==> flow/design.v <==
module regfile #(
    parameter width = 16, 
    parameter num_regs = 16, 
    parameter num_inputs = 4,
    parameter total_inputs = num_inputs + num_inputs)(
    input wire clk,
    input wire reset,
    input wire ren,
    output reg [(total_inputs+1)*width-1:0] r_data,
    output reg r_data_vld,
    input wire wen1,
    input wire [num_inputs*width-1:0] w_data1,
    output reg wr_ack1,
    input wire wen2,
    input wire [num_inputs*width-1:0] w_data2,
    output reg wr_ack2,
    input wire wen3,
    input wire [width-1:0] w_data3,
    output reg wr_ack3
);
    reg [width-1:0] registers [0:num_regs-1];
    always @(*) begin
        if (ren) begin
            for (int i = 0; i <= total_inputs; i += 1 ) begin
                r_data[i*width +: width] = registers[i];  
            end
            r_data_vld = 1'b1;
        end else begin
            for (int i = 0; i <= total_inputs; i += 1) begin
                r_data[i*width +: width] = {width{1'b0}};  
            end
            r_data_vld = 1'b0;
        end
    end
    always @(posedge clk) begin
        wr_ack1 <= 1'b0;
        wr_ack2 <= 1'b0;
        wr_ack3 <= 1'b0;
        if (reset) begin
            for (int i = 0; i < num_regs; i = i + 1) begin
                registers[i] <= {width{1'b0}};
            end
        end else if (!ren) begin
            if (wen1) begin
                for (int i = 0; i < num_inputs; i += 1) begin
                    registers[i] <= w_data1[i*width +: width]; 
                end
                wr_ack1 <= 1'b1;
            end
            if (wen2) begin
                for (int i = 0; i < num_inputs; i += 1) begin
                    registers[i + num_inputs] <= w_data2[i*width +: width]; 
                end
                wr_ack2 <= 1'b1;
            end
            if (wen3) begin
                registers[total_inputs] <= w_data3;
                wr_ack3 <= 1'b1;
            end
        end
    end
endmodule
`timescale 1ns/1ps
module mem #(
    parameter width = 16,
    parameter num_regs = 16,
    parameter num_inputs = 4,
    parameter total_inputs = num_inputs + num_inputs
) (
    input wire clk,
    input wire reset,
    input wire on_off,  
    input wire write_en1,  
    output reg write_rdy1,
    input wire [num_inputs*width-1:0] w_data_in1,
    output wire write_ack1,
    input wire write_en2,  
    output reg write_rdy2,
    input wire [num_inputs*width-1:0] w_data_in2,
    output wire write_ack2,
    input wire write_en3,  
    output reg write_rdy3,
    input wire [width-1:0] w_data_in3,
    output wire write_ack3,
    output wire [width-1:0] config_in,
    output wire [total_inputs*width-1:0] adder_inputs,
    output wire on_off_vector_fu,  
    output wire r_data_vld
);
    reg write_reg_en1, write_reg_en2, write_reg_en3;
    wire [(total_inputs+1)*width-1:0] r_data_out;
    wire read_reg_en, writing;
    wire write_ack_wire1, write_ack_wire2, write_ack_wire3;
    always @(posedge clk) begin
        if (reset) begin
            write_reg_en1 <= 0;
            write_reg_en2 <= 0;
            write_reg_en3 <= 0;
            write_rdy1 <= 1'b1;
            write_rdy2 <= 1'b1;
            write_rdy3 <= 1'b1;
        end else begin
            write_reg_en1 <= 0;
            write_reg_en2 <= 0;
            write_reg_en3 <= 0;
            if (!on_off) begin
                write_rdy1 <= (!write_en1) ? 1'b1 : 1'b0;
                write_rdy2 <= (!write_en2) ? 1'b1 : 1'b0;
                write_rdy3 <= (!write_en3) ? 1'b1 : 1'b0;
                if (write_en1 && !write_ack1) 
                    write_reg_en1 <= 1;
                if (write_en2 && !write_ack2) 
                    write_reg_en2 <= 1;
                if (write_en3 && !write_ack3) 
                    write_reg_en3 <= 1;
            end else begin
                write_rdy1 <= 1'b0;
                write_rdy2 <= 1'b0;
                write_rdy3 <= 1'b0;
            end
        end
    end
    assign writing = (write_en1 || write_en2 || write_en3);
    assign write_ack1 = write_ack_wire1;
    assign write_ack2 = write_ack_wire2;
    assign write_ack3 = write_ack_wire3;
    assign on_off_vector_fu = on_off && !writing;
    assign read_reg_en = on_off_vector_fu;
    assign config_in = r_data_out[total_inputs*width +: width];
    genvar i;
    generate
        for (i = 0; i < total_inputs; i = i + 1) begin
            assign adder_inputs[i*width +: width] = r_data_out[i*width +: width];
        end
    endgenerate
    regfile #(
        .width(width),
        .num_regs(num_regs),
        .num_inputs(num_inputs)
    ) regfile1 (
        .clk(clk),
        .reset(reset),
        .ren(read_reg_en),
        .r_data(r_data_out),
        .r_data_vld(r_data_vld),
        .wen1(write_reg_en1),
        .w_data1(w_data_in1),
        .wr_ack1(write_ack_wire1),
        .wen2(write_reg_en2),
        .w_data2(w_data_in2),
        .wr_ack2(write_ack_wire2),
        .wen3(write_reg_en3),
        .w_data3(w_data_in3),
        .wr_ack3(write_ack_wire3)
    );
endmodule
module half_adder #(parameter width = 16) (
    input wire clk,
    input wire reset,
    input wire [width-1:0] a,
    input wire [width-1:0] b,
    output reg [width-1:0] c,
    output reg carry_out,
    output reg ack,
    input wire on_off
);
    always @(posedge clk) begin
        if (reset || !on_off) begin
            c <= {width{1'b0}};
            carry_out <= 1'b0;
            ack <= 1'b0;
        end else begin
            {carry_out, c} = a + b;
            ack <= 1'b1;
        end
    end
endmodule
module full_adder #(parameter width = 16) (
    input wire clk,
    input wire reset,
    input wire [width-1:0] a,
    input wire [width-1:0] b,
    input wire carry_in,
    output reg [width-1:0] c,
    output reg carry_out,
    output reg ack,
    input wire carry_listen,
    input wire on_off
);
    always @(posedge clk) begin
        if (reset || !on_off) begin
            c <= {width{1'b0}};
            carry_out <= 1'b0;
            ack <= 1'b0;
        end else begin
            if (carry_listen) begin
                {carry_out, c} = a + b + carry_in;
                ack <= 1'b1;
            end else begin
                {carry_out, c} = a + b;
                ack <= 1'b1;
            end
        end
    end
endmodule
`timescale 1ns/1ps
module adder_fu #(
    parameter width = 16,
    parameter num_inputs = 4,
    parameter total_inputs = num_inputs + num_inputs
) (
    input wire clk,
    input wire reset,
    input wire [total_inputs*width-1:0] inputs,
    input wire on_off,
    input wire [15:0] config_in,
    output wire [num_inputs*width-1:0] outputs,
    output wire [3:0] dest_info,
    output wire ack
);
    wire carry1, carry2, carry3, carry4;
    wire ack1, ack2, ack3, ack4;
    reg a1_on_off, a2_on_off, a3_on_off, a4_on_off;
    wire [1:0] adder_config;
    assign adder_config = config_in[1:0];
    assign dest_info = config_in[5:2];
    always @(posedge clk) begin
        if (reset) begin
            a1_on_off <= 1'b0;
            a2_on_off <= 1'b0;
            a3_on_off <= 1'b0;
            a4_on_off <= 1'b0;
        end else if (on_off) begin
            case (adder_config)
                2'd0: begin  
                    a1_on_off <= 1'b1;
                    a2_on_off <= 1'b1;
                    a3_on_off <= 1'b1;
                    a4_on_off <= 1'b1;
                end
                2'd1: begin  
                    a1_on_off <= 1'b1;
                    a2_on_off <= a1_on_off;
                    a3_on_off <= 1'b1;
                    a4_on_off <= a3_on_off;
                end
                2'd3: begin  
                    a1_on_off <= 1'b1;
                    a2_on_off <= a1_on_off;
                    a3_on_off <= a2_on_off;
                    a4_on_off <= a3_on_off;
                end
                default: begin
                    a1_on_off <= 1'b0;
                    a2_on_off <= 1'b0;
                    a3_on_off <= 1'b0;
                    a4_on_off <= 1'b0;
                end
            endcase
        end else begin
                a1_on_off <= 1'b0;
                a2_on_off <= 1'b0;
                a3_on_off <= 1'b0;
                a4_on_off <= 1'b0;
        end
    end
    assign ack = ack4;
    half_adder #( .width(width) ) adder1 (
        .clk(clk),
        .reset(reset),
        .a(inputs[0*width +: width]),
        .b(inputs[4*width +: width]),
        .c(outputs[0*width +: width]),
        .carry_out(carry1),
        .ack(ack1),
        .on_off(a1_on_off)
    );
    full_adder #( .width(width) ) adder2 (
        .clk(clk),
        .reset(reset),
        .a(inputs[1*width +: width]),
        .b(inputs[5*width +: width]),
        .c(outputs[1*width +: width]),
        .carry_in(carry1),
        .carry_out(carry2),
        .carry_listen(config_in[0]),
        .on_off(a2_on_off),
        .ack(ack2)
    );
    full_adder #( .width(width) ) adder3 (
        .clk(clk),    
        .reset(reset),
        .a(inputs[2*width +: width]),
        .b(inputs[6*width +: width]),
        .c(outputs[2*width +: width]),
        .carry_in(carry2),
        .carry_out(carry3),
        .carry_listen(config_in[1]),
        .on_off(a3_on_off),
        .ack(ack3)
    );
    full_adder #( .width(width) ) adder4 (
        .clk(clk),
        .reset(reset),
        .a(inputs[3*width +: width]),
        .b(inputs[7*width +: width]),
        .c(outputs[3*width +: width]),
        .carry_in(carry3),
        .carry_out(carry4),
        .carry_listen(config_in[0]),
        .on_off(a4_on_off),
        .ack(ack4)
    );
endmodule
`timescale 1ns/1ps
module v_tile #(
    parameter width = 16,  
    parameter num_inputs = 4,  
    parameter num_regs = 16,  
    parameter total_inputs = num_inputs + num_inputs  
) (
    input wire clk,
    input wire reset,
    input wire on_off,  
    input wire write_en1,  
    output wire write_rdy1,
    input wire [num_inputs*width-1:0] w_data_in1,  
    output wire write_ack1,
    input wire write_en2,  
    output wire write_rdy2,
    input wire [num_inputs*width-1:0] w_data_in2,  
    output wire write_ack2,
    input wire write_en3,  
    output wire write_rdy3,
    input wire [width-1:0] w_data_in3,
    output wire write_ack3,
    output wire [num_inputs*width-1:0] adder_outputs,  
    output wire [3:0] dest_info,
    output wire adder_ack
);
    wire [total_inputs*width-1:0] adder_inputs;
    wire on_off_vector_fu;
    wire [15:0] config_in;
    mem #(
        .width(width),
        .num_regs(num_regs),
        .num_inputs(num_inputs)
    ) mem_inst (
        .clk(clk),
        .reset(reset),
        .on_off(on_off),
        .write_en1(write_en1),
        .write_rdy1(write_rdy1),
        .w_data_in1(w_data_in1),
        .write_ack1(write_ack1),
        .write_en2(write_en2),
        .write_rdy2(write_rdy2),
        .w_data_in2(w_data_in2),
        .write_ack2(write_ack2),
        .write_en3(write_en3),
        .write_rdy3(write_rdy3),
        .w_data_in3(w_data_in3),
        .write_ack3(write_ack3),
        .config_in(config_in),
        .adder_inputs(adder_inputs),
        .on_off_vector_fu(on_off_vector_fu)
    );
    adder_fu #(
        .width(width),
        .num_inputs(num_inputs)
    ) adder_fu_inst (
        .clk(clk),
        .reset(reset),
        .inputs(adder_inputs),  
        .on_off(on_off_vector_fu),  
        .config_in(config_in),
        .outputs(adder_outputs),
        .dest_info(dest_info),
        .ack(adder_ack)
    );
endmodule
Hand-over note for v_tile

======== Step by step through the tools: v_tile ========
Tool output for the design above before and after an edit, in the order of the flow.
Lines under "before" count in the file above, lines under "after" in the edited file.
"change" is "after" less "before", of the values as shown; "relative change" is that difference over "before", in percent.
Library cell names are shortened.
A cell with n/a has no value.
set-up
  top module .............................. v_tile
  clock input ............................. clk
  cell library ............................ sky130hd
  corner .................................. tt_025C_1v80

======== The edit ========
Unified diff, file above to edited file.
This change comes from a script, not from a designer. The edited design behaves differently; no optimisation was intended.
begin of diff
@@ -333,5 +333,5 @@
     input wire write_en3,  
     output wire write_rdy3,
-    input wire [width-1:0] w_data_in3,
+    input wire [width-1:0] w_data_in3_in,
     output wire write_ack3,
     output wire [num_inputs*width-1:0] adder_outputs,  
@@ -339,4 +339,6 @@
     output wire adder_ack
 );
+    reg [width-1:0] w_data_in3;
+    always @(posedge clk) w_data_in3 <= w_data_in3_in;
     wire [total_inputs*width-1:0] adder_inputs;
     wire on_off_vector_fu;
end of diff

======== Elaborated design ========
Yosys after proc, flatten, opt, wreduce and memory -nomap, before mapping. Enables and synchronous resets that opt folds into registers are not counted as muxes. Print and check cells are not counted. Equal cells are merged and count once.
word-level totals
  what                             before  after  change  relative change (%)
  latch bits                       0       0      0       n/a
  clocked read ports x word width  0       0      0       n/a
  memory cells                     0       0      0       n/a
  bits in registers                215     221    +6      +2.79
  input port bits                  150     150    0       0.00
  bits in writable memories        0       0      0       n/a
  bits in read-only memories       0       0      0       n/a
operators by class
  what                        before  after  change  relative change (%)
  bitwise gates (word level)  1       1      0       0.00
  reduce/logical cells        28      28     0       0.00
  equal/unequal tests         2       2      0       0.00
  shift operators             0       0      0       n/a
  multipliers                 0       0      0       n/a
  add/subtract/negate cells   7       7      0       0.00
  order comparisons           0       0      0       n/a
  divide/modulo/power cells   0       0      0       n/a
  mux-type cells              29      29     0       0.00
Operator kinds equal on both sides are left out: 19.

======== Depth ========
Longest topological path by Yosys (ltp), each cell counted once; first at word level (registers and memories cut), then after technology mapping (sequential cells cut; the memories' decode and read muxes count).
depth
  what                          before  after  change  relative change (%)
  depth in word-level cells     8       8      0       0.00
  ABC_AREA                      0       0      n/a     n/a
  depth in mapped cells         15      15     0       0.00
  mapped depth without buffers  13      14     +1      +7.69

======== Netlist ========
Yosys stat after the flow's synthesis: flattened, memories mapped to cells. It holds for the ABC_AREA given above (unset counts as 0); a run with the other value may have another netlist.
mapped netlist
  what                    before   after    change  relative change (%)
  sequential area (um^2)  4304.1   4424.2   +120.1  +2.79
  mapped cells            1483     1459     -24     -1.62
  mapped area (um^2)      11639.9  11588.6  -51.3   -0.44
  flip-flop cells         215      221      +6      +2.79
  buffer cells            74       75       +1      +1.35
cells by type
  cell type  before  after  change  relative change (%)
  xnor2_1    31      42     +11     +35.48
  a21o_1     25      14     -11     -44.00
  a21oi_1    185     194    +9      +4.86
  nand2_1    316     310    -6      -1.90
  dfxtp_1    215     221    +6      +2.79
  nor3_1     33      27     -6      -18.18
  nand3_1    31      25     -6      -19.35
  nor2_1     88      83     -5      -5.68
  xor2_1     32      37     +5      +15.62
  o211ai_1   10      5      -5      -50.00
  o21a_1     14      10     -4      -28.57
  nor3b_1    4       8      +4      +100.00
  a31o_2     1       5      +4      +400.00
  o21ai_0    27      30     +3      +11.11
  nand4_1    8       5      -3      -37.50
  o21bai_1   5       8      +3      +60.00
  o21ba_2    3       0      -3      -100.00
  buf_2      1       4      +3      +300.00
Cell types equal on both sides are left out: 17.
Not every row of either side is listed.
The figures by module come from a second, unflattened synthesis with its own total; it is not the netlist above.
second synthesis, totals
  what                                 before   after    change  relative change (%)
  cells (unflattened synthesis)        1601     1617     +16     +1.00
  area (unflattened synthesis) (um^2)  14171.1  14491.4  +320.3  +2.26
Each row is one instance without its submodules.
modules, before
  module                  cells  area (um^2)  instances
  regfile                 824    7586.0       1
  full_adder #(width=16)  200    1652.8       3
  half_adder #(width=16)  146    1285.0       1
  mem                     13     183.9        1
  adder_fu                18     157.7        1
  v_tile                  0      0.0          1
modules, after
  module                  cells  area (um^2)  instances
  regfile                 824    7586.0       1
  full_adder #(width=16)  200    1652.8       3
  half_adder #(width=16)  146    1285.0       1
  v_tile                  16     320.3        1
  mem                     13     183.9        1
  adder_fu                18     157.7        1

======== Worst setup path after synthesis ========
OpenSTA on the mapped netlist: ideal clock, no wires. The path of least setup slack (recovery checks aside). Input and output delay are each 20% of the period. Register names are those of the netlist, which keeps one name where synthesis merged equal registers.
path post-synthesis
  what                           before                                   after                                    change  relative change (%)
  kind                           input-to-reg                             input-to-reg                             n/a     n/a
  start                          input write_en3                          input write_en3                          n/a     n/a
  end                            register adder_fu_inst.adder3.carry_out  register adder_fu_inst.adder3.carry_out  n/a     n/a
  path delay (ns)                3.473                                    3.688                                    +0.215  +6.19
  data required time (ns)        4.377                                    4.430                                    +0.053  +1.21
  arrival time (ns)              4.250                                    4.518                                    +0.268  +6.31
  path slack (ns)                0.126                                    -0.088                                   -0.214  n/a
  period (ns)                    4.5                                      4.5                                      0.0     0.00
  setup time (ns)                0.123                                    0.070                                    -0.053  n/a
  buffers on the path            3                                        2                                        -1      -33.33
  time at the first pin (ns)     0.900                                    0.900                                    0.000   0.00
  driving pins on the path       14                                       14                                       0       0.00
  synthesis period reached (ns)  4.374                                    4.588                                    +0.214  +4.89
"path delay" is the arrival time less input delay plus setup time.
"driving pins on the path": output pins that drive a net of the path, with the launching flip-flop's if there is one; two outputs of one cell count as two.
"synthesis period reached" = period - worst setup slack (recovery checks aside). The figure is calculated, with input and output delays left at 20% of the set period.
The rows between start and end are the longest chain of elaborated cells between them; the timing report does not say that the signal goes this way. Where chains are equally long, one stands for them.
A line is the first line of the expression or statement that the cell stems from. Yosys adds cells for indexed reads and writes and turns some case tables into memories.
between the ends, post-synthesis, before
  cells stage by stage .................... nor4b_2 -> buf_2 -> clkbuf_1 -> clkbuf_1 -> and2_1 -> ha_1 -> a211o_1 -> a211o_1 -> a2111oi_1 -> a211oi_1 -> a31oi_4 -> nand2_1 -> nor4_2 -> mux2_1
  length of the longest elaborated chain .. 7
  elaborated cells between the ends (all ways) .. 9
ends and longest elaborated chain, post-synthesis, before
  what                                       line  text
  start, declared                            333   input wire write_en3,
  1-bit logical OR                           123   assign writing = (write_en1 || write_en2 || write_en3);
  1-bit logical NOT                          127   assign on_off_vector_fu = on_off && !writing;
  1-bit logical AND                          127
  16-bit two-way mux                         23    if (ren) begin
  16-bit by 16-bit adder with 17-bit output  197   {carry_out, c} = a + b + carry_in;
  17-bit by 1-bit adder with 17-bit output   197
  17-bit two-way mux                         196   if (carry_listen) begin
  end, assigned                              193   carry_out <= 1'b0;
  end, declared                              185   output reg carry_out,
between the ends, post-synthesis, after
  cells stage by stage .................... nor4b_4 -> clkbuf_1 -> clkbuf_1 -> and2_1 -> ha_1 -> a211o_2 -> a21oi_2 -> a211oi_2 -> o41ai_1 -> xor2_1 -> nor4b_4 -> nand3_2 -> or4_1 -> a21oi_1
  length of the longest elaborated chain .. 7
  elaborated cells between the ends (all ways) .. 9
ends and longest elaborated chain, post-synthesis, after
  what                                       line  text
  start, declared                            333   input wire write_en3,
  1-bit logical OR                           123   assign writing = (write_en1 || write_en2 || write_en3);
  1-bit logical NOT                          127   assign on_off_vector_fu = on_off && !writing;
  1-bit logical AND                          127
  16-bit two-way mux                         23    if (ren) begin
  16-bit by 16-bit adder with 17-bit output  197   {carry_out, c} = a + b + carry_in;
  17-bit by 1-bit adder with 17-bit output   197
  17-bit two-way mux                         196   if (carry_listen) begin
  end, assigned                              193   carry_out <= 1'b0;
  end, declared                              185   output reg carry_out,

======== Timing after layout ========
From the final timing report of each run of set A: the path of least setup slack in the routed layout; clock arrival at registers is part of the times.
path post-layout
  what                        before                               after                                    change  relative change (%)
  kind                        input-to-reg                         input-to-reg                             n/a     n/a
  start                       input write_en2                      input write_en2                          n/a     n/a
  end                         register adder_fu_inst.adder4.c[15]  register adder_fu_inst.adder3.carry_out  n/a     n/a
  setup time (ns)             0.12                                 0.08                                     -0.04   n/a
  buffers on the path         4                                    4                                        0       0.00
  driving pins on the path    15                                   17                                       +2      +13.33
  period (ns)                 4.5                                  4.5                                      0.0     0.00
  arrival time (ns)           4.67                                 4.75                                     +0.08   +1.71
  path slack (ns)             0.24                                 0.19                                     -0.05   n/a
  data required time (ns)     4.91                                 4.94                                     +0.03   +0.61
  time at the first pin (ns)  0.90                                 0.90                                     0.00    0.00
The rows between start and end are the longest chain of elaborated cells between them; the timing report does not say that the signal goes this way. Where chains are equally long, one stands for them.
between the ends, post-layout, before
  cells stage by stage .................... clkdlybuf4s50_1 -> nor4b_4 -> buf_12 -> buf_4 -> and2_1 -> ha_1 -> fa_1 -> a211oi_2 -> o211ai_1 -> a31oi_1 -> o21ai_1 -> a2111oi_0 -> a311oi_1 -> buf_4 -> o41ai_1
  length of the longest elaborated chain .. 8
  elaborated cells between the ends (all ways) .. 10
ends and longest elaborated chain, post-layout, before
  what                                      line  text
  start, declared                           329   input wire write_en2,
  1-bit logical OR (2 in a row)             123   assign writing = (write_en1 || write_en2 || write_en3);
  1-bit logical NOT                         127   assign on_off_vector_fu = on_off && !writing;
  1-bit logical AND                         127
  16-bit two-way mux                        23    if (ren) begin
  16-bit adder                              197   {carry_out, c} = a + b + carry_in;
  16-bit by 1-bit adder with 16-bit output  197
  16-bit two-way mux                        196   if (carry_listen) begin
  end, assigned                             192   c <= {width{1'b0}};
  end, declared                             184   output reg [width-1:0] c,
between the ends, post-layout, after
  cells stage by stage .................... clkdlybuf4s50_1 -> nor4b_4 -> buf_4 -> buf_12 -> and2_1 -> ha_1 -> fa_2 -> a211oi_4 -> o21ai_1 -> buf_4 -> a31oi_1 -> nor3_1 -> nand2b_1 -> nor4b_4 -> nand3_2 -> or4_1 -> a21oi_1
  length of the longest elaborated chain .. 8
  elaborated cells between the ends (all ways) .. 10
ends and longest elaborated chain, post-layout, after
  what                                       line  text
  start, declared                            329   input wire write_en2,
  1-bit logical OR (2 in a row)              123   assign writing = (write_en1 || write_en2 || write_en3);
  1-bit logical NOT                          127   assign on_off_vector_fu = on_off && !writing;
  1-bit logical AND                          127
  16-bit two-way mux                         23    if (ren) begin
  16-bit by 16-bit adder with 17-bit output  197   {carry_out, c} = a + b + carry_in;
  17-bit by 1-bit adder with 17-bit output   197
  17-bit two-way mux                         196   if (carry_listen) begin
  end, assigned                              193   carry_out <= 1'b0;
  end, declared                              185   output reg carry_out,

======== Flow runs ========
Runs of the flow (Yosys, OpenROAD) on both versions; the two runs of a pair have the same settings. The constraints put input and output delay at 20% of the set period each and load the outputs with 0.01 pF.
flow settings, set A
  CORE_UTILIZATION ........................ 40
  period_ns ............................... 4.5
  CAP_MARGIN .............................. 20
  CORE_MARGIN ............................. 2
  SLEW_MARGIN ............................. 20
measured results, set A
  what                                           before   after    change  relative change (%)
  total design power (mW)                        4.614    4.448    -0.166  -3.60
  full die area (um^2)                           30479.9  30349.1  -130.8  -0.43
  lowest setup slack (ns)                        0.236    0.193    -0.043  n/a
  worst-case hold slack (ns)                     0.440    0.432    -0.008  n/a
  standard-cell area of the final layout (um^2)  16244.3  16050.4  -193.9  -1.19
  achieved clock period (ns)                     4.264    4.307    +0.043  +1.01
  setup total negative slack (ns)                0.000    0.000    0.000   n/a
  utilization after layout (%)                   56.6     56.1     -0.5    n/a
  synthesized cell area (um^2)                   11639.9  11588.6  -51.3   -0.44
flow settings, set B
  CAP_MARGIN .............................. 15
  CORE_UTILIZATION ........................ 57
  CTS_CLUSTER_DIAMETER .................... 263
  CTS_CLUSTER_SIZE ........................ 42
  GPL_ROUTABILITY_DRIVEN .................. 0
  GPL_TIMING_DRIVEN ....................... 0
  PLACE_DENSITY_LB_ADDON .................. 0.14
  SETUP_SLACK_MARGIN ...................... -0.17
  SLEW_MARGIN ............................. 15
  TNS_END_PERCENT ......................... 70
  period_ns ............................... 2.91
  CORE_MARGIN ............................. 2
measured results, set B
  what                                           before   after    change  relative change (%)
  total design power (mW)                        5.108    5.197    +0.089  +1.74
  full die area (um^2)                           21579.6  21487.2  -92.4   -0.43
  lowest setup slack (ns)                        -0.805   -0.990   -0.185  n/a
  worst-case hold slack (ns)                     0.264    0.259    -0.005  n/a
  standard-cell area of the final layout (um^2)  16667.2  16468.3  -198.9  -1.19
  achieved clock period (ns)                     3.715    3.900    +0.185  +4.98
  setup total negative slack (ns)                -16.019  -21.771  -5.752  n/a
  utilization after layout (%)                   82.6     81.9     -0.7    n/a
  synthesized cell area (um^2)                   11639.9  11588.6  -51.3   -0.44
"achieved clock period" = clock period - worst setup slack. The figure is calculated, with input and output delays left at 20% of the set period.
"total design power": no workload was simulated; the value follows from the tool's default switching activity.

End of note.
